==> flow/design.v <==
module cla(
		input  [3:0] A, B,
		input  CIN,
		output COUT,
		output [3:0] SUM,
		output [3:0] BAND,
		output [3:0] BXOR
	);
	wire [3:0] P, G; 
	assign P = A ^ B;
	assign G = A & B;
	wire [3:0] CARRY;
	assign CARRY[0] = G[0] | (P[0] & CIN);																															 
	assign CARRY[1] = G[1] | (P[1] & G[0]) | (P[1] & P[0] & CIN);																							 
	assign CARRY[2] = G[2] | (P[2] & G[1]) | (P[2] & P[1] & G[0]) | (P[2] & P[1] & P[0] & CIN);													 
	assign CARRY[3] = G[3] | (P[3] & G[2]) | (P[3] & P[2] & G[1]) | (P[3] & P[2] & P[1] & G[0]) | (P[3] & P[2] & P[1] & P[0] & CIN);  
	assign COUT  = CARRY[3];
	assign SUM = P ^ {CARRY[2:0], CIN};
	assign BXOR = P;
	assign BAND = G;
endmodule 
module cla_add(
		input  [3:0] A, B,
		input  CIN,
		output COUT,
		output [3:0] SUM
	);
	wire [3:0] P, G; 
	assign P = A ^ B;
	assign G = A & B;
	wire [3:0] CARRY;
	assign CARRY[0] = G[0] | (P[0] & CIN);																															 
	assign CARRY[1] = G[1] | (P[1] & G[0]) | (P[1] & P[0] & CIN);																							 
	assign CARRY[2] = G[2] | (P[2] & G[1]) | (P[2] & P[1] & G[0]) | (P[2] & P[1] & P[0] & CIN);													 
	assign CARRY[3] = G[3] | (P[3] & G[2]) | (P[3] & P[2] & G[1]) | (P[3] & P[2] & P[1] & G[0]) | (P[3] & P[2] & P[1] & P[0] & CIN);  
	assign COUT  = CARRY[3];
	assign SUM = P ^ {CARRY[2:0], CIN};
endmodule 
module cla32(
		input [31:0] A, B,
		input CIN,
		output OF,
		output [31:0] SUM, BAND, BXOR
	);
	wire [7:0] COUT;
	cla cla0(.A(A[3:0]  ), .B(B[3:0]), .CIN(CIN),     .COUT(COUT[0]), 
			   .SUM(SUM[3:0]  ), .BAND(BAND[3:0]  ), .BXOR(BXOR[3:0]  ));
	cla cla1(.A(A[7:4]  ), .B(B[7:4]), .CIN(COUT[0]), .COUT(COUT[1]), 
	         .SUM(SUM[7:4]  ), .BAND(BAND[7:4]  ), .BXOR(BXOR[7:4]  ));		
	cla cla2(.A(A[11:8] ), .B(B[11:8]), .CIN(COUT[1]), .COUT(COUT[2]), 
				.SUM(SUM[11:8] ), .BAND(BAND[11:8] ), .BXOR(BXOR[11:8] ));
	cla cla3(.A(A[15:12]), .B(B[15:12]), .CIN(COUT[2]), .COUT(COUT[3]), 
				.SUM(SUM[15:12]), .BAND(BAND[15:12]), .BXOR(BXOR[15:12]));
	cla cla4(.A(A[19:16]), .B(B[19:16]), .CIN(COUT[3]), .COUT(COUT[4]), 
				.SUM(SUM[19:16]), .BAND(BAND[19:16]), .BXOR(BXOR[19:16]));
	cla cla5(.A(A[23:20]), .B(B[23:20]), .CIN(COUT[4]), .COUT(COUT[5]), 
				.SUM(SUM[23:20]), .BAND(BAND[23:20]), .BXOR(BXOR[23:20]));
	cla cla6(.A(A[27:24]), .B(B[27:24]), .CIN(COUT[5]), .COUT(COUT[6]), 
				.SUM(SUM[27:24]), .BAND(BAND[27:24]), .BXOR(BXOR[27:24]));
	cla cla7(.A(A[31:28]), .B(B[31:28]), .CIN(COUT[6]), .COUT(COUT[7]), 
				.SUM(SUM[31:28]), .BAND(BAND[31:28]), .BXOR(BXOR[31:28]));
	assign OF = COUT[7];
endmodule 
module add(
		input [31:0] A, B,
		input CIN,
		output OF,
		output [31:0] SUM
	);
	wire [7:0] COUT;
	cla_add cla0(.A(A[3:0]  ), .B(B[3:0]), .CIN(CIN),     .COUT(COUT[0]), 
			   .SUM(SUM[3:0]  ));
	cla_add cla1(.A(A[7:4]  ), .B(B[7:4]), .CIN(COUT[0]), .COUT(COUT[1]), 
	         .SUM(SUM[7:4]  ));		
	cla_add cla2(.A(A[11:8] ), .B(B[11:8]), .CIN(COUT[1]), .COUT(COUT[2]), 
				.SUM(SUM[11:8] ));
	cla_add cla3(.A(A[15:12]), .B(B[15:12]), .CIN(COUT[2]), .COUT(COUT[3]), 
				.SUM(SUM[15:12]));
	cla_add cla4(.A(A[19:16]), .B(B[19:16]), .CIN(COUT[3]), .COUT(COUT[4]), 
				.SUM(SUM[19:16]));
	cla_add cla5(.A(A[23:20]), .B(B[23:20]), .CIN(COUT[4]), .COUT(COUT[5]), 
				.SUM(SUM[23:20]));
	cla_add cla6(.A(A[27:24]), .B(B[27:24]), .CIN(COUT[5]), .COUT(COUT[6]), 
				.SUM(SUM[27:24]));
	cla_add cla7(.A(A[31:28]), .B(B[31:28]), .CIN(COUT[6]), .COUT(COUT[7]), 
				.SUM(SUM[31:28]));
	assign OF = COUT[7];
endmodule 
`timescale 1ns / 1ps
module alu(
		input  [31:0] A, B,
		input  [3:0]  CTRL,
		input  [3:0]  BRANCHCONDITION,
		output reg [31:0] OUT,
		output reg BRANCHFLAG
	);
	reg  [31:0] A_ALU, B_ALU;
	wire [31:0] SUM, BAND, BXOR;
	reg   CIN;
	cla32 cla32_0(.A(A_ALU),  .B(B_ALU^{32{CIN}}),  .CIN(CIN),  .OF(),  .SUM(SUM),  .BAND(BAND),  .BXOR(BXOR));
	parameter ADD = 4'b0000,  SUB = 4'b0001,  SLL = 4'b0010, 
				 SRL = 4'b0011,  SRA = 4'b0100,  AND = 4'b0101,
				 OR  = 4'b0110,  XOR = 4'b0111,  SLT = 4'b1000, 
				 SLTU = 4'b1001;
	parameter BEQ = 4'b1000, BNE = 4'b1001, BLT = 4'b1100,
				 BGE = 4'b1101, BLTU= 4'b1110, BGEU= 4'b1111,
				 JMP = 4'b1010; 
	always@(*) begin
		case (CTRL)
			ADD: 
				begin 
					CIN <= 1'b0;  
					A_ALU <= A;     
					B_ALU <= B;     
					OUT <= SUM;     
				end
			SUB: 
				begin 
					CIN <= 1'b1;  
					A_ALU <= A;     
					B_ALU <= B;     
					OUT <= SUM;	    
				end
			AND: 
				begin 
					CIN <= 1'b0;  
					A_ALU <= A;     
					B_ALU <= B;	   
					OUT <= BAND;    
				end	
			OR:  
				begin 
					CIN <= 1'b0;  
					A_ALU <= A;     
					B_ALU <= B;     
					OUT <= A|B;     
				end
			XOR: 
				begin 
					CIN <= 1'b0;  
					A_ALU <= A;     
					B_ALU <= B;     
					OUT <= BXOR;    
				end
			SLL: 
				begin 
					CIN <= 1'b0;  
					A_ALU <= A; 
					B_ALU <= B;	
					OUT <= A << B;  
				end
			SRL: 
				begin 
					CIN <= 1'b0;  
					A_ALU <= A; 
					B_ALU <= B; 
					OUT <= A >> B;  
				end
			SRA: 
				begin 
					CIN <= 1'b0;  
					A_ALU <= A; 
					B_ALU <= B; 
					OUT <= $signed(A) >>> B; 
				end
			SLT: 
				begin 
					CIN <= 1'b1;  
					A_ALU <= A;     
					B_ALU <= B;     
					OUT <= {31'b0, SUM[31]}; 
				end
			SLTU:
				begin 
					CIN <= 1'b0;  
					A_ALU <= A; 
					B_ALU <= B; 
					OUT <= (A < B) ? 32'b1 : 32'b0; 
				end
			default:	
				begin	
					A_ALU <= A; 
					B_ALU <= B; 
					CIN	<= 1'b0; 
					OUT <= SUM;
				end
		endcase
		case(BRANCHCONDITION)
			BEQ:
				BRANCHFLAG <= ~|{SUM};
			BNE:
				BRANCHFLAG <= |{SUM};
			BLT:
				BRANCHFLAG <= OUT[0];
			BGE:
				BRANCHFLAG <= ~OUT[0];
			BLTU:
				BRANCHFLAG <= OUT[0];
			BGEU:
				BRANCHFLAG <= ~OUT[0];
			JMP:
				BRANCHFLAG <= 1'b1;
			default:
				BRANCHFLAG <= 1'b0;
		endcase
	end
endmodule 
module alu_ctrl(
		input [1:0] ALUOp,
		input [2:0] FUNC3,
		input FUNC7, IMMFLAG,
		output reg [3:0] ALUCTRL,
		output reg [3:0] BRANCHCONDITION
	);
	parameter ADD = 4'b0000,  SUB = 4'b0001,  SLL = 4'b0010, 
				 SRL = 4'b0011,  SRA = 4'b0100,  AND = 4'b0101,
				 OR  = 4'b0110,  XOR = 4'b0111,  SLT = 4'b1000, 
				 SLTU = 4'b1001;
	always@(*) begin
		if (ALUOp == 2'b10) begin	 
			case (FUNC3)
				3'b000:
					begin
						if (FUNC7 && ~IMMFLAG)
							ALUCTRL <= SUB;
						else
							ALUCTRL <= ADD;
					end
				3'b001:
					ALUCTRL <= SLL;
				3'b010:
					ALUCTRL <= SLT;
				3'b011:
					ALUCTRL <= SLTU;
				3'b100:
					ALUCTRL <= XOR;
				3'b101:
					begin
						if (~FUNC7) 
							ALUCTRL <= SRL;
						else 
							ALUCTRL <= SRA;
					end
				3'b110:
					ALUCTRL <= OR;
				3'b111:
					ALUCTRL <= AND;
				default:
					ALUCTRL <= ADD;
			endcase		
		end else if (ALUOp == 2'b00) begin
			ALUCTRL <= ADD;
		end else if (ALUOp == 2'b01) begin
			case(FUNC3[2:1])
				2'b00:
					ALUCTRL <= SUB;
				2'b10:
					ALUCTRL <= SLT;
				2'b11:
					ALUCTRL <= SLTU;
				default:
					ALUCTRL <= ADD;
			endcase
		end else begin
			ALUCTRL <= ADD;
		end
		if (ALUOp == 2'b01) begin
			BRANCHCONDITION <= {1'b1,FUNC3};
		end else if (ALUOp == 2'b11) begin
			BRANCHCONDITION <= 4'b1010;
		end else begin
			BRANCHCONDITION <= 4'b0000;
		end
	end	
endmodule 
`timescale 1ns / 1ps
module Control_Unit(
    input [31:0] instruction,   
	 input clk,
	 output reg MEMWRITE, ALUSRC, REGWRITE, IMMTOREG, STALLSIG,
	 output reg [1:0] ALUOP, BRANCH, REGWRITESEL
);
    always @(*) begin
        case (instruction[6:0])
            7'b0110011:  
					begin
						ALUSRC       <= 1'b0;
						IMMTOREG     <= 1'b0;
						STALLSIG		 <= 1'b0;
						REGWRITE     <= 1'b1;
						MEMWRITE     <= 1'b0;
						ALUOP        <= 2'b10;
						BRANCH       <= 2'b01;
						REGWRITESEL  <= 2'b00;
					end
            7'b0010011: 
					begin
						ALUSRC       <= 1'b1;
						IMMTOREG     <= 1'b0;
						STALLSIG		 <= 1'b0;
						REGWRITE     <= 1'b1;
						MEMWRITE     <= 1'b0;
						ALUOP        <= 2'b10;
						BRANCH       <= 2'b01;
						REGWRITESEL  <= 2'b00;
					end
            7'b0000011: 
					begin
						ALUSRC       <= 1'b1;
						IMMTOREG     <= 1'b1;
						STALLSIG		 <= 1'b1;
						REGWRITE     <= 1'b1;
						MEMWRITE     <= 1'b0;
						ALUOP        <= 2'b00;
						BRANCH       <= 2'b01;
						REGWRITESEL  <= 2'b01;
					end
            7'b1100111: 
					begin
						ALUSRC       <= 1'b1;
						IMMTOREG     <= 1'b0;
						STALLSIG		 <= 1'b0;
						REGWRITE     <= 1'b1;
						MEMWRITE     <= 1'b0;
						ALUOP        <= 2'b11;
						BRANCH       <= 2'b10;
						REGWRITESEL  <= 2'b10;
					end
            7'b0100011: 
					begin
						ALUSRC       <= 1'b1;
						IMMTOREG     <= 1'b0;
						STALLSIG		 <= 1'b0;
						REGWRITE     <= 1'b0;
						MEMWRITE     <= 1'b1;
						ALUOP        <= 2'b00;
						BRANCH       <= 2'b01;
						REGWRITESEL  <= 2'b00;
					end
            7'b1100011: 
					begin
						ALUSRC       <= 1'b0;
						IMMTOREG     <= 1'b0;
						STALLSIG		 <= 1'b0;
						REGWRITE     <= 1'b0;
						MEMWRITE     <= 1'b0;
						ALUOP        <= 2'b01;
						BRANCH       <= 2'b11;
						REGWRITESEL  <= 2'b00;
					end
            7'b0110111: 
					begin
						ALUSRC       <= 1'b1;
						IMMTOREG     <= 1'b1;
						STALLSIG		 <= 1'b0;
						REGWRITE     <= 1'b1;
						MEMWRITE     <= 1'b0;
						ALUOP        <= 2'b00;		 
						BRANCH       <= 2'b01;
						REGWRITESEL  <= 2'b00;		 
					end
            7'b0010111: 
					begin
						ALUSRC       <= 1'b1;
						IMMTOREG     <= 1'b0;
						STALLSIG		 <= 1'b0;
						REGWRITE     <= 1'b1;
						MEMWRITE     <= 1'b0;
						ALUOP        <= 2'b00;
						BRANCH       <= 2'b01;
						REGWRITESEL  <= 2'b11;
					end
            7'b1101111: 
					begin
						ALUSRC       <= 1'b1;
						IMMTOREG     <= 1'b0;
						STALLSIG		 <= 1'b0;
						REGWRITE     <= 1'b1;
						MEMWRITE     <= 1'b0;
						ALUOP        <= 2'b11;
						BRANCH       <= 2'b11;
						REGWRITESEL  <= 2'b10;
					end
            default: 
					begin
						ALUSRC       <= 1'b1;
						IMMTOREG     <= 1'b0;
						STALLSIG		 <= 1'b0;
						REGWRITE     <= 1'b0;
						MEMWRITE     <= 1'b0;
						ALUOP        <= 2'b00;
						BRANCH       <= 2'b01;
						REGWRITESEL  <= 2'b00;
					end
        endcase
    end
endmodule 
`timescale 1ns / 1ps
module datafwd(
		input [4:0] rs1, rs2, exerd, memrd, 
		input ctrl_alusrc, clk, E_REGWRITE, M_REGWRITE, E_MEMWRITE, M_MEMWRITE,
		output reg [1:0] rs1sel, rs2sel, ddatasel
	);
	always@(posedge clk) begin
		if ((rs1 == exerd) & (E_REGWRITE | E_MEMWRITE) & (rs1 != 5'b0))
			rs1sel <= 2'b01;
		else if ((rs1 == memrd) & (M_REGWRITE | M_MEMWRITE) & (rs1 != 5'b0))
			rs1sel <= 2'b10;
		else
			rs1sel <= 2'b00;
		if (ctrl_alusrc)
			rs2sel <= 2'b11;
		else if ((rs2 == exerd) & (E_REGWRITE | E_MEMWRITE) & (rs2 != 5'b0))
			rs2sel <= 2'b01;
		else if ((rs2 == memrd) & (M_REGWRITE | M_MEMWRITE) & (rs2 != 5'b0))
			rs2sel <= 2'b10;
		else
			rs2sel <= 2'b00;
		if ((rs2 == exerd) & (E_REGWRITE | E_MEMWRITE) & (rs2 != 5'b0))
			ddatasel <= 2'b01;
		else if ((rs2 == memrd) & (M_REGWRITE | M_MEMWRITE) & (rs2 != 5'b0))
			ddatasel <= 2'b10;
		else
			ddatasel <= 2'b00;
	end
endmodule 
`timescale 1ns / 1ps
module immediate_gen(
		input  [31:0] INSTRUCTION,
		output reg [31:0] IMMEDIATE_OUT
	);
	always@(*) begin
		case(INSTRUCTION[6:0])				
			7'b0110111:							 
				begin
					IMMEDIATE_OUT[31:12] <= INSTRUCTION[31:12];
					IMMEDIATE_OUT[11:0]  <= 12'b0;
				end
			7'b0010111:							 
				begin
					IMMEDIATE_OUT[31:11] <= {INSTRUCTION[31], INSTRUCTION[31:12]};
					IMMEDIATE_OUT[10:0]  <= 11'b0;
				end
			7'b1101111:							 
				begin
					IMMEDIATE_OUT[31:19] <= {13{INSTRUCTION[31]}};
					IMMEDIATE_OUT[18:11] <= INSTRUCTION[19:12];
					IMMEDIATE_OUT[10]    <= INSTRUCTION[20];
					IMMEDIATE_OUT[9:0]  <= INSTRUCTION[30:21];
				end
			7'b1100111:							 
				begin
					IMMEDIATE_OUT[31:12] <= {20{INSTRUCTION[31]}};
					IMMEDIATE_OUT[11:0]  <= INSTRUCTION[31:20];
				end
			7'b0010011:							 
				begin
					if ((INSTRUCTION[14:12] == 3'b001)|(INSTRUCTION[14:12] == 3'b101)) begin
						IMMEDIATE_OUT[31:5]  <= 27'b0;
						IMMEDIATE_OUT[4:0]   <= INSTRUCTION[24:20];
					end else begin
						IMMEDIATE_OUT[31:12] <= {20{INSTRUCTION[31]}};
						IMMEDIATE_OUT[11:0]  <= INSTRUCTION[31:20];
					end						
				end
			7'b0100011:		 
				begin
					IMMEDIATE_OUT[31:12] <= {20{INSTRUCTION[31]}};
					IMMEDIATE_OUT[11:5]  <= INSTRUCTION[31:25];
					IMMEDIATE_OUT[4:0]   <= INSTRUCTION[11:7];
				end
			7'b0000011:		 
				begin
					IMMEDIATE_OUT[31:12] <= {20{INSTRUCTION[31]}};
					IMMEDIATE_OUT[11:0]  <= INSTRUCTION[31:20];
				end
			7'b1100011:		 
				begin
					IMMEDIATE_OUT[31:12] <= {20{INSTRUCTION[31]}};
					IMMEDIATE_OUT[11]    <= INSTRUCTION[31];
					IMMEDIATE_OUT[10]    <= INSTRUCTION[7];
					IMMEDIATE_OUT[9:4]  <= INSTRUCTION[30:25];
					IMMEDIATE_OUT[3:0]   <= INSTRUCTION[11:8];
				end
			default:
				IMMEDIATE_OUT[31:0] <= 32'b0;
		endcase
	end
endmodule 
`timescale 1ns / 1ps
module Register_File(
    input [4:0] Read_reg01,  
    input [4:0] Read_reg02,  
    input [4:0] Write_reg,    
    input [31:0] Write_data,  
    output reg [31:0] Read_data01,
    output reg [31:0] Read_data02,
    input write_signal ,
    input clk
   );
    reg [31:0] registers [31:0]; 
    always @(*) begin
        Read_data01    = registers[Read_reg01];
        Read_data02    = registers[Read_reg02];
    end
    always @(negedge clk) begin
		registers[0] <= 32'b0;
        if (write_signal) begin
				if (Write_reg != 5'b0) 
					registers[Write_reg] <= Write_data;
        end
    end  
endmodule
`timescale 1ns / 1ps
module processor_main(
		input  clk, reset_n,                       
		input  [31:0] dmem_datain, 
		input  [31:0] imem_data,                   
		output [31:0] dmem_addr, dmem_dataout, PC,
		output dmem_rw, io_rw
   );
	reg [31:0] PFD_PC, PDE_PC, PEM_PC, PMW_PC, PFD_INST, PDE_IMM, PDE_RS1, PDE_RS2, PEM_RS2, PEM_PCADDIMM, PMW_PCADDIMM, PEM_ALUOUT, 
				  PEM_CALOUT, PMW_CALOUT, PMW_DOUT;				  
	reg [2:0] PDE_F3;
	reg PDE_F7, PDE_CTRL_MEMWRITE, PEM_CTRL_MEMWRITE, PDE_CTRL_REGWRITE, PEM_CTRL_REGWRITE, PMW_CTRL_REGWRITE, PDE_CTRL_ALUSRC, 
		 PDE_CRTL_IMMTOREG, PEM_BRANCHFLAG, PFD_TAKENFLAG, PDE_TAKENFLAG, PEM_TAKENFLAG;
	reg [1:0] PDE_CTRL_ALUOP, PDE_CTRL_BRANCH, PDE_CTRL_REGWRITESEL, PEM_CTRL_BRANCH, PEM_CTRL_REGWRITESEL, PMW_CTRL_REGWRITESEL;
	reg [4:0] PDE_RDA, PEM_RDA, PMW_RDA;
	wire STALL, PFD_FLUSH, PDE_FLUSH, TAKENFLAG;
	assign PC = PFD_PC;
	wire ALU_BRANCHFLAG, ALU_BRANCHFLAG_int;	
	assign ALU_BRANCHFLAG = (PEM_PC == 32'b0) ? 1'b0 : ALU_BRANCHFLAG_int;
   wire [31:0] next_instruction, PCADD4;     
   wire [31:0] inst;                 
	wire [31:0] data_rs1;
	wire [31:0] data_rs2, ALU_OUT, PCADDIMM;
	wire [31:0] REALBRANCH;
	assign REALBRANCH = ({(PDE_CTRL_BRANCH[1] & ALU_BRANCHFLAG), PDE_CTRL_BRANCH[0]} == 2'b00) ? PDE_PC :
							  ({(PDE_CTRL_BRANCH[1] & ALU_BRANCHFLAG), PDE_CTRL_BRANCH[0]} == 2'b01) ? PDE_PC :
							  ({(PDE_CTRL_BRANCH[1] & ALU_BRANCHFLAG), PDE_CTRL_BRANCH[0]} == 2'b10) ? ALU_OUT : PCADDIMM;
	add pcadd4(.A(PFD_PC), .B(32'd4), .CIN(1'b0), .OF(), .SUM(PCADD4));
	wire [31:0] NEXTPREDICTED;
	assign NEXTPREDICTED = PCADD4;	 
	assign TAKENFLAG = 1'b0;  
	assign next_instruction = (ALU_BRANCHFLAG ^ PDE_TAKENFLAG) ? REALBRANCH : NEXTPREDICTED;
	assign PFD_FLUSH = ALU_BRANCHFLAG ^ PDE_TAKENFLAG;
	assign PDE_FLUSH = ALU_BRANCHFLAG ^ PDE_TAKENFLAG;
   assign inst = imem_data;
	wire CTRL_MEMWRITE, CTRL_ALUSRC, CTRL_REGWRITE, CRTL_IMMTOREG;
	wire [1:0] CTRL_ALUOP, CTRL_BRANCH, CTRL_REGWRITESEL;
	Control_Unit cu(
		.instruction(PFD_INST),
		.clk(clk),
		.MEMWRITE(CTRL_MEMWRITE), 
		.ALUSRC(CTRL_ALUSRC), 
		.REGWRITE(CTRL_REGWRITE), 
		.IMMTOREG(CRTL_IMMTOREG),
		.STALLSIG(),
		.ALUOP(CTRL_ALUOP), 
		.BRANCH(CTRL_BRANCH), 
		.REGWRITESEL(CTRL_REGWRITESEL)
	);
	wire [31:0] REGWRITE_DATA;
	Register_File register(
		.Read_reg01(PFD_INST[19:15]),
		.Read_reg02(PFD_INST[24:20]),
		.Write_reg(PMW_RDA),
		.Write_data(REGWRITE_DATA),
		.Read_data01(data_rs1),
		.Read_data02(data_rs2),
		.write_signal(PMW_CTRL_REGWRITE),
		.clk(clk)
	);
	wire [31:0] IMM_EXT;  
	immediate_gen immgen(
		.INSTRUCTION(PFD_INST),
		.IMMEDIATE_OUT(IMM_EXT)		
	); 
	wire [3:0] ALU_OPCMD;
	wire [3:0] ALU_BRANCHCMD;
	wire [1:0] rs1sel, rs2sel, ddatasel;
	alu_ctrl aluctrl(
		.ALUOp(PDE_CTRL_ALUOP),
		.FUNC3(PDE_F3),
		.FUNC7(PDE_F7),
		.IMMFLAG(&{rs2sel}),  
		.ALUCTRL(ALU_OPCMD),
		.BRANCHCONDITION(ALU_BRANCHCMD)
	);
	datafwd fwd(
		.rs1(PFD_INST[19:15]), 
		.rs2(PFD_INST[24:20]), 
		.exerd(PDE_RDA), 
		.memrd(PEM_RDA), 
		.ctrl_alusrc(CTRL_ALUSRC),  
		.clk(clk),
		.E_REGWRITE(PDE_CTRL_REGWRITE), 
		.M_REGWRITE(PEM_CTRL_REGWRITE),
		.E_MEMWRITE(PDE_CTRL_MEMWRITE),
		.M_MEMWRITE(PEM_CTRL_MEMWRITE),
		.rs1sel(rs1sel), 
		.rs2sel(rs2sel),
		.ddatasel(ddatasel)
	);	
	wire [31:0] B_RS2_IMM;
	reg [31:0] ALU_A, ALU_B, E_RS2;
	always@(*) begin
		case (rs1sel)
			2'b00:
				ALU_A <= PDE_RS1;
			2'b01:
				ALU_A <= PEM_CALOUT;
			2'b10:
				ALU_A <= REGWRITE_DATA;
			2'b11:
				ALU_A <= PDE_RS1;
			default:
				ALU_A <= PDE_RS1;
		endcase
		case (rs2sel)
			2'b00:
				ALU_B <= PDE_RS2;
			2'b01:
				ALU_B <= PEM_CALOUT;
			2'b10:
				ALU_B <= REGWRITE_DATA;
			2'b11:
				ALU_B <= PDE_IMM;
			default:
				ALU_B <= PDE_RS2;
		endcase
		case (ddatasel)
			2'b00:
				E_RS2 <= PDE_RS2;
			2'b01:
				E_RS2 <= PEM_CALOUT;
			2'b10:
				E_RS2 <= REGWRITE_DATA;
			2'b11:
				E_RS2 <= PDE_RS2;
			default:
				E_RS2 <= PDE_RS2;
		endcase
	end
	alu alu(
		.A(ALU_A), 
		.B(ALU_B),
		.CTRL(ALU_OPCMD),
		.BRANCHCONDITION(ALU_BRANCHCMD),
		.OUT(ALU_OUT),
		.BRANCHFLAG(ALU_BRANCHFLAG_int)
	);
	wire [31:0] PCADDIMM_int;	
	add pcaddimm0(.A(PDE_PC), .B(PDE_IMM << 1), .CIN(1'b0), .OF(), .SUM(PCADDIMM_int));
	add pcaddimm1(.A(PCADDIMM_int), .B(~(32'd4)), .CIN(1'b1), .OF(), .SUM(PCADDIMM));
	wire [31:0] CAL_OUT;
	assign CAL_OUT = (PDE_CRTL_IMMTOREG == 1'b0) ? ALU_OUT : PDE_IMM;
	wire [31:0] DMEM_OUT;
	wire IOSEL;
	assign dmem_addr    = PEM_ALUOUT;
	assign dmem_dataout = PEM_RS2;
	assign DMEM_OUT     = dmem_datain;
	assign IOSEL = &{PEM_ALUOUT[31:2]};
	assign dmem_rw      = PEM_CTRL_MEMWRITE & ~IOSEL;
	assign io_rw        = PEM_CTRL_MEMWRITE & IOSEL;
	assign STALL = 1'b0;    
	assign REGWRITE_DATA = (PMW_CTRL_REGWRITESEL == 2'b00) ? PMW_CALOUT :
								  (PMW_CTRL_REGWRITESEL == 2'b01) ? PMW_DOUT : 
								  (PMW_CTRL_REGWRITESEL == 2'b10) ? PMW_PC : PMW_PCADDIMM;
	reg NEGEDGESTALL;
	always@(posedge clk or negedge reset_n) begin	
		if (~reset_n) begin
			PFD_PC   <= 32'b0;
			PFD_INST <= 32'b0;
			PFD_TAKENFLAG <= 1'b0;	
		end else	if (~STALL) begin
			if (PFD_FLUSH) begin
				PFD_PC   <= next_instruction;
				PFD_INST <= 32'b0;
				PFD_TAKENFLAG <= 1'b0;	
			end else begin
				PFD_PC   <= next_instruction;
				PFD_INST <= inst;
				PFD_TAKENFLAG <= TAKENFLAG;
			end
		end
	end
	always@(posedge clk or negedge reset_n) begin
		if (~reset_n) begin
			PDE_PC   <= 32'b0;
			PDE_F7   <= 1'b0;
			PDE_F3   <= 3'b0;
			PDE_IMM  <= 32'b0;
			PDE_RDA  <= 5'b0;
			PDE_RS1  <= 32'b0;
			PDE_RS2  <= 32'b0;
			PDE_TAKENFLAG		<= 1'b0;
			PDE_CTRL_REGWRITE <= 1'b0; 
			PDE_CTRL_MEMWRITE <= 1'b0; 
			PDE_CRTL_IMMTOREG <= 1'b0;			 
			PDE_CTRL_ALUOP    <= 1'b0;
			PDE_CTRL_BRANCH   <= 2'b01;
			PDE_CTRL_REGWRITESEL <= 2'b0;
		end else if (~STALL) begin
			if (PDE_FLUSH) begin
				PDE_PC   <= 32'b0;
				PDE_F7   <= 1'b0;
				PDE_F3   <= 3'b0;
				PDE_IMM  <= 32'b0;
				PDE_RDA  <= 5'b0;
				PDE_RS1  <= 32'b0;
				PDE_RS2  <= 32'b0;				
				PDE_TAKENFLAG		<= 1'b0;
				PDE_CTRL_REGWRITE <= 1'b0; 
				PDE_CTRL_MEMWRITE <= 1'b0; 
				PDE_CRTL_IMMTOREG <= 1'b0;			 
				PDE_CTRL_ALUOP    <= 1'b0;
				PDE_CTRL_BRANCH   <= 2'b01;
				PDE_CTRL_REGWRITESEL <= 2'b0;
			end else begin
				PDE_PC  <= PFD_PC;
				PDE_F7  <= PFD_INST[30];
				PDE_F3  <= PFD_INST[14:12];
				PDE_IMM <= IMM_EXT;
				PDE_RDA <= PFD_INST[11:7];
				PDE_RS1 <= data_rs1;
				PDE_RS2 <= data_rs2;
				PDE_TAKENFLAG <= PFD_TAKENFLAG;
				PDE_CTRL_REGWRITE <= CTRL_REGWRITE; 
				PDE_CTRL_MEMWRITE <= CTRL_MEMWRITE; 
				PDE_CRTL_IMMTOREG <= CRTL_IMMTOREG;			 
				PDE_CTRL_ALUOP    <= CTRL_ALUOP;				 
				PDE_CTRL_BRANCH   <= CTRL_BRANCH;	
				PDE_CTRL_REGWRITESEL <= CTRL_REGWRITESEL;
			end
		end
	end
	always@(posedge clk or negedge reset_n) begin
		if (~reset_n) begin
			PEM_PC      <= 32'b0;
			PEM_PCADDIMM <= 32'b0;
			PEM_RDA		<= 5'b0;
			PEM_ALUOUT  <= 32'b0;
			PEM_BRANCHFLAG <= 1'b0;
			PEM_RS2		<= 32'b0;
			PEM_CALOUT	<= 32'b0;
			PEM_TAKENFLAG <= 1'b0;
			PEM_CTRL_REGWRITE <= 1'b0;
			PEM_CTRL_MEMWRITE <= 1'b0;
			PEM_CTRL_BRANCH	<= 2'b01;
			PEM_CTRL_REGWRITESEL <= 2'b0;
		end else if (~STALL) begin
			PEM_PC      <= PDE_PC;
			PEM_PCADDIMM <= PCADDIMM;
			PEM_RDA		<= PDE_RDA;
			PEM_ALUOUT  <= ALU_OUT;
			PEM_BRANCHFLAG <= ALU_BRANCHFLAG;
			PEM_RS2		<= E_RS2;
			PEM_CALOUT	<= CAL_OUT;
			PEM_TAKENFLAG <= PDE_TAKENFLAG;
			PEM_CTRL_REGWRITE <= PDE_CTRL_REGWRITE;
			PEM_CTRL_MEMWRITE <= PDE_CTRL_MEMWRITE;
			PEM_CTRL_BRANCH	<= PDE_CTRL_BRANCH;
			PEM_CTRL_REGWRITESEL <= PDE_CTRL_REGWRITESEL;
		end
	end
	always@(posedge clk or negedge reset_n) begin
		if (~reset_n) begin
			PMW_PC       <= 32'b0;
			PMW_PCADDIMM <= 32'b0;
			PMW_RDA      <= 5'b0;
			PMW_CALOUT   <= 32'b0;
			PMW_DOUT     <= 32'b0;
			PMW_CTRL_REGWRITE <= 1'b0;
			PMW_CTRL_REGWRITESEL <= 2'b0;
		end else if (~STALL) begin
			PMW_PC       <= PEM_PC;
			PMW_PCADDIMM <= PEM_PCADDIMM;
			PMW_RDA      <= PEM_RDA;
			PMW_CALOUT   <= PEM_CALOUT;
			PMW_DOUT     <= DMEM_OUT;
			PMW_CTRL_REGWRITE <= PEM_CTRL_REGWRITE;
			PMW_CTRL_REGWRITESEL <= PEM_CTRL_REGWRITESEL;
		end		
	end								  
endmodule 
## Reports on processor_main

Each step is given for the RTL above and for the edited RTL.
"before" refers to lines of the RTL above, "after" to lines of the edited file.
"change": "after" minus "before" as printed here. "rel. change": 100 x difference / "before".
Cell names lack the library's common part.
A cell with -- has no value.

- Top module: processor_main
- Clock: clk
- Cell library: sky130hd
- Library corner: tt_025C_1v80

## The edit

The edit as a unified diff against the file above.
The edited RTL no longer does the same as the RTL above: the edit was made by script, with no optimisation intended.

```diff
@@ -48,6 +48,8 @@
 	cla cla1(.A(A[7:4]  ), .B(B[7:4]), .CIN(COUT[0]), .COUT(COUT[1]), 
 	         .SUM(SUM[7:4]  ), .BAND(BAND[7:4]  ), .BXOR(BXOR[7:4]  ));		
-	cla cla2(.A(A[11:8] ), .B(B[11:8]), .CIN(COUT[1]), .COUT(COUT[2]), 
-				.SUM(SUM[11:8] ), .BAND(BAND[11:8] ), .BXOR(BXOR[11:8] ));
+	assign COUT[2] = 0;
+	assign SUM[11:8] = 0;
+	assign BAND[11:8] = 0;
+	assign BXOR[11:8] = 0;
 	cla cla3(.A(A[15:12]), .B(B[15:12]), .CIN(COUT[2]), .COUT(COUT[3]), 
 				.SUM(SUM[15:12]), .BAND(BAND[15:12]), .BXOR(BXOR[15:12]));
```

## Word-level counts

Yosys after proc, flatten, opt, wreduce and memory -nomap, before mapping. Enables and synchronous resets that opt folds into registers are not counted as muxes. Memory bits, and registers merged into a memory's read port (data or address), are not among the register bits. Print and check cells are not counted. Equal cells are merged and count once.
Memory sizes are those after Yosys's memory passes, which may raise the word count (mostly to a power of two), join words into wider ones and drop unused or constant bits.

Operators by class:

| what | before | after | change | rel. change (%) |
|---|---|---|---|---|
| $lt $le $gt $ge | 1 | 1 | 0 | 0.00 |
| shift operators | 3 | 3 | 0 | 0.00 |
| multiplexer cells | 66 | 66 | 0 | 0.00 |
| bitwise operators | 732 | 681 | -51 | -6.97 |
| reductions and logical operators | 33 | 33 | 0 | 0.00 |
| equal/unequal tests | 56 | 56 | 0 | 0.00 |

Operator list:

| kind | before | after | change | rel. change (%) |
|---|---|---|---|---|
| bitwise AND 1 bit | 429 | 399 | -30 | -6.99 |
| bitwise OR 1 bit | 225 | 207 | -18 | -8.00 |
| XOR 4 bit | 48 | 46 | -2 | -4.17 |
| bitwise AND 4 bit | 15 | 14 | -1 | -6.67 |
| OR reduction 32 bit | 1 | 0 | -1 | -100.00 |
| OR reduction 28 bit | 0 | 1 | +1 | -- |
| two-way mux 1 bit | 15 | 15 | 0 | 0.00 |
| two-way mux 32 bit | 15 | 15 | 0 | 0.00 |
| equality test 2 bit with constant B | 12 | 12 | 0 | 0.00 |
| OR reduction 2 bit | 11 | 11 | 0 | 0.00 |
| equality test 4 bit with constant B | 9 | 9 | 0 | 0.00 |
| logical NOT 2 bit | 7 | 7 | 0 | 0.00 |
| NOT 4 bit | 7 | 7 | 0 | 0.00 |
| equality test 2 x 1 -> 1 bit with constant B | 6 | 6 | 0 | 0.00 |
| two-way mux 2 bit | 6 | 6 | 0 | 0.00 |
| equality test 3 bit with constant B | 5 | 5 | 0 | 0.00 |
| two-way mux 4 bit | 5 | 5 | 0 | 0.00 |
| equality test 4 x 3 -> 1 bit with constant B | 4 | 4 | 0 | 0.00 |
| equality test 5 bit | 4 | 4 | 0 | 0.00 |
| two-way mux 5 bit | 4 | 4 | 0 | 0.00 |
| NOT 1 bit | 4 | 4 | 0 | 0.00 |
| equality test 7 x 6 -> 1 bit with constant B | 3 | 3 | 0 | 0.00 |
| equality test 7 bit with constant B | 3 | 3 | 0 | 0.00 |
| nonzero test 5 bit | 3 | 3 | 0 | 0.00 |
| equality test 3 x 1 -> 1 bit with constant B | 2 | 2 | 0 | 0.00 |
| equality test 3 x 2 -> 1 bit with constant B | 2 | 2 | 0 | 0.00 |
| equality test 4 x 2 -> 1 bit with constant B | 2 | 2 | 0 | 0.00 |
| equality test 7 x 5 -> 1 bit with constant B | 2 | 2 | 0 | 0.00 |

The list need not be complete.

Storage and ports:

| what | before | after | change | rel. change (%) |
|---|---|---|---|---|
| bits in writable memories | 1,024 | 1,024 | 0 | 0.00 |
| cells after elaboration | 926 | 875 | -51 | -5.51 |
| bits in registers | 521 | 521 | 0 | 0.00 |
| output and inout bits | 98 | 98 | 0 | 0.00 |
| memories | 1 | 1 | 0 | 0.00 |

Memories:

| what | before | after |
|---|---|---|
| shape (words x width / read and write ports) | register.registers 32x32 r2 w2 | register.registers 32x32 r2 w2 |

## Logic depth

Yosys ltp: most cells in a row. Word level: on the elaborated netlist, between registers, memories and ports. Mapped: between sequential cells and ports; inverters and the memories' decode and read muxes count.

Logic depth:

| what | before | after | change | rel. change (%) |
|---|---|---|---|---|
| depth after elaboration | 41 | 34 | -7 | -17.07 |
| ABC_AREA | 0 | 0 | -- | -- |
| gate-level depth with buffers | 34 | 32 | -2 | -5.88 |
| depth with buffers taken out | 26 | 25 | -1 | -3.85 |

## After synthesis

The flow's flattened synthesis, as Yosys stat reports it; memories are mapped. The netlist is that of the ABC_AREA named above (0 if unset); the other value can give another one.

Mapped netlist:

| what | before | after | change | rel. change (%) |
|---|---|---|---|---|
| flip-flop cells | 1,545 | 1,545 | 0 | 0.00 |
| sequential part of the area (um^2) | 43,439.2 | 43,439.2 | 0.0 | 0.00 |
| mapped area (um^2) | 77,889.7 | 77,279.1 | -610.6 | -0.78 |
| cells in the netlist | 5,120 | 4,996 | -124 | -2.42 |

Cells by type:

| cell type | before | after | change | rel. change (%) |
|---|---|---|---|---|
| mux2i_1 | 213 | 329 | +116 | +54.46 |
| a211oi_1 | 78 | 21 | -57 | -73.08 |
| buf_2 | 30 | 56 | +26 | +86.67 |
| clkbuf_1 | 239 | 214 | -25 | -10.46 |
| a21o_1 | 45 | 23 | -22 | -48.89 |
| nand2_1 | 292 | 271 | -21 | -7.19 |
| mux2_2 | 132 | 116 | -16 | -12.12 |
| nor4_1 | 46 | 32 | -14 | -30.43 |
| a222oi_1 | 29 | 17 | -12 | -41.38 |
| buf_4 | 18 | 6 | -12 | -66.67 |
| o22ai_1 | 33 | 44 | +11 | +33.33 |
| a21oi_1 | 160 | 150 | -10 | -6.25 |
| nor3_1 | 57 | 47 | -10 | -17.54 |
| nand4_1 | 40 | 30 | -10 | -25.00 |
| o21a_1 | 22 | 12 | -10 | -45.45 |
| xnor2_1 | 92 | 83 | -9 | -9.78 |
| and2_1 | 22 | 14 | -8 | -36.36 |
| nor3b_1 | 9 | 17 | +8 | +88.89 |

The list need not be complete.
The figures by module come from a second, unflattened synthesis with its own total; it is not the netlist above.

Second synthesis, totals:

| what | before | after | change | rel. change (%) |
|---|---|---|---|---|
| cell total of the unflattened synthesis | 6,388 | 6,378 | -10 | -0.16 |
| area (unflattened synthesis) (um^2) | 80,811.3 | 80,717.4 | -93.9 | -0.12 |

Each row is one instance without its submodules.

Modules, before:

| module | instances | cells | seq. area (um^2) | area (um^2) |
|---|---|---|---|---|
| Register_File | 1 | 3,387 | 30,429.2 | 48,444.0 |
| processor_main | 1 | 1,222 | 12,888.6 | 18,415.2 |
| alu | 1 | 1,089 | 0.0 | 7,698.6 |
| cla_add | 24 | 13 | 0.0 | 132.6 |
| cla | 8 | 23 | 0.0 | 187.7 |
| immediate_gen | 1 | 94 | 0.0 | 759.5 |
| datafwd | 1 | 48 | 120.1 | 440.4 |
| Control_Unit | 1 | 28 | 0.0 | 202.7 |
| alu_ctrl | 1 | 24 | 0.0 | 166.4 |
| add | 3 | 0 | 0.0 | 0.0 |
| cla32 | 1 | 0 | 0.0 | 0.0 |

Modules, after:

| module | instances | cells | seq. area (um^2) | area (um^2) |
|---|---|---|---|---|
| Register_File | 1 | 3,387 | 30,429.2 | 48,444.0 |
| processor_main | 1 | 1,222 | 12,888.6 | 18,415.2 |
| alu | 1 | 1,089 | 0.0 | 7,698.6 |
| cla_add | 24 | 13 | 0.0 | 132.6 |
| cla | 7 | 23 | 0.0 | 187.7 |
| immediate_gen | 1 | 94 | 0.0 | 759.5 |
| datafwd | 1 | 48 | 120.1 | 440.4 |
| Control_Unit | 1 | 28 | 0.0 | 202.7 |
| alu_ctrl | 1 | 24 | 0.0 | 166.4 |
| cla32 | 1 | 13 | 0.0 | 93.8 |
| add | 3 | 0 | 0.0 | 0.0 |

## Measured runs

Both versions went through the flow (Yosys, OpenROAD) with the same settings in each pair. Constraints: input delay and output delay 20% of the set period each, output load 0.01 pF.

Flow settings, pair A:
- CORE_UTILIZATION: 40
- period_ns: 11.0
- CAP_MARGIN: 20
- CORE_MARGIN: 2
- SLEW_MARGIN: 20

Results, pair A:

| what | before | after | change | rel. change (%) |
|---|---|---|---|---|
| setup slack of the critical path (ns) | 1.072 | 1.700 | +0.628 | -- |
| standard-cell area after layout (um^2) | 93,283.2 | 92,452.4 | -830.8 | -0.89 |
| netlist area reported by Yosys (um^2) | 77,889.7 | 77,279.1 | -610.6 | -0.78 |
| total power of the final layout (mW) | 17.129 | 17.332 | +0.203 | +1.19 |
| die footprint (um^2) | 198,270.0 | 196,728.0 | -1,542.0 | -0.78 |

Flow settings, pair B:
- CAP_MARGIN: 40
- CELL_PAD_IN_SITES_DETAIL_PLACEMENT: 0
- CORE_UTILIZATION: 43
- CTS_CLUSTER_DIAMETER: 243
- GPL_ROUTABILITY_DRIVEN: 0
- HOLD_SLACK_MARGIN: 0.05
- PLACE_DENSITY_LB_ADDON: 0.09
- SETUP_SLACK_MARGIN: 3.2
- SLEW_MARGIN: 5
- TNS_END_PERCENT: 10
- period_ns: 18.0
- CORE_MARGIN: 2

Results, pair B:

| what | before | after | change | rel. change (%) |
|---|---|---|---|---|
| setup slack of the critical path (ns) | 5.988 | 5.850 | -0.138 | -- |
| standard-cell area after layout (um^2) | 93,111.8 | 92,533.7 | -578.1 | -0.62 |
| netlist area reported by Yosys (um^2) | 77,889.7 | 77,279.1 | -610.6 | -0.78 |
| total power of the final layout (mW) | 10.406 | 10.535 | +0.129 | +1.24 |
| die footprint (um^2) | 184,560.0 | 183,124.0 | -1,436.0 | -0.78 |

"total power of the final layout" is the tool's figure for a default switching activity; nothing was simulated.
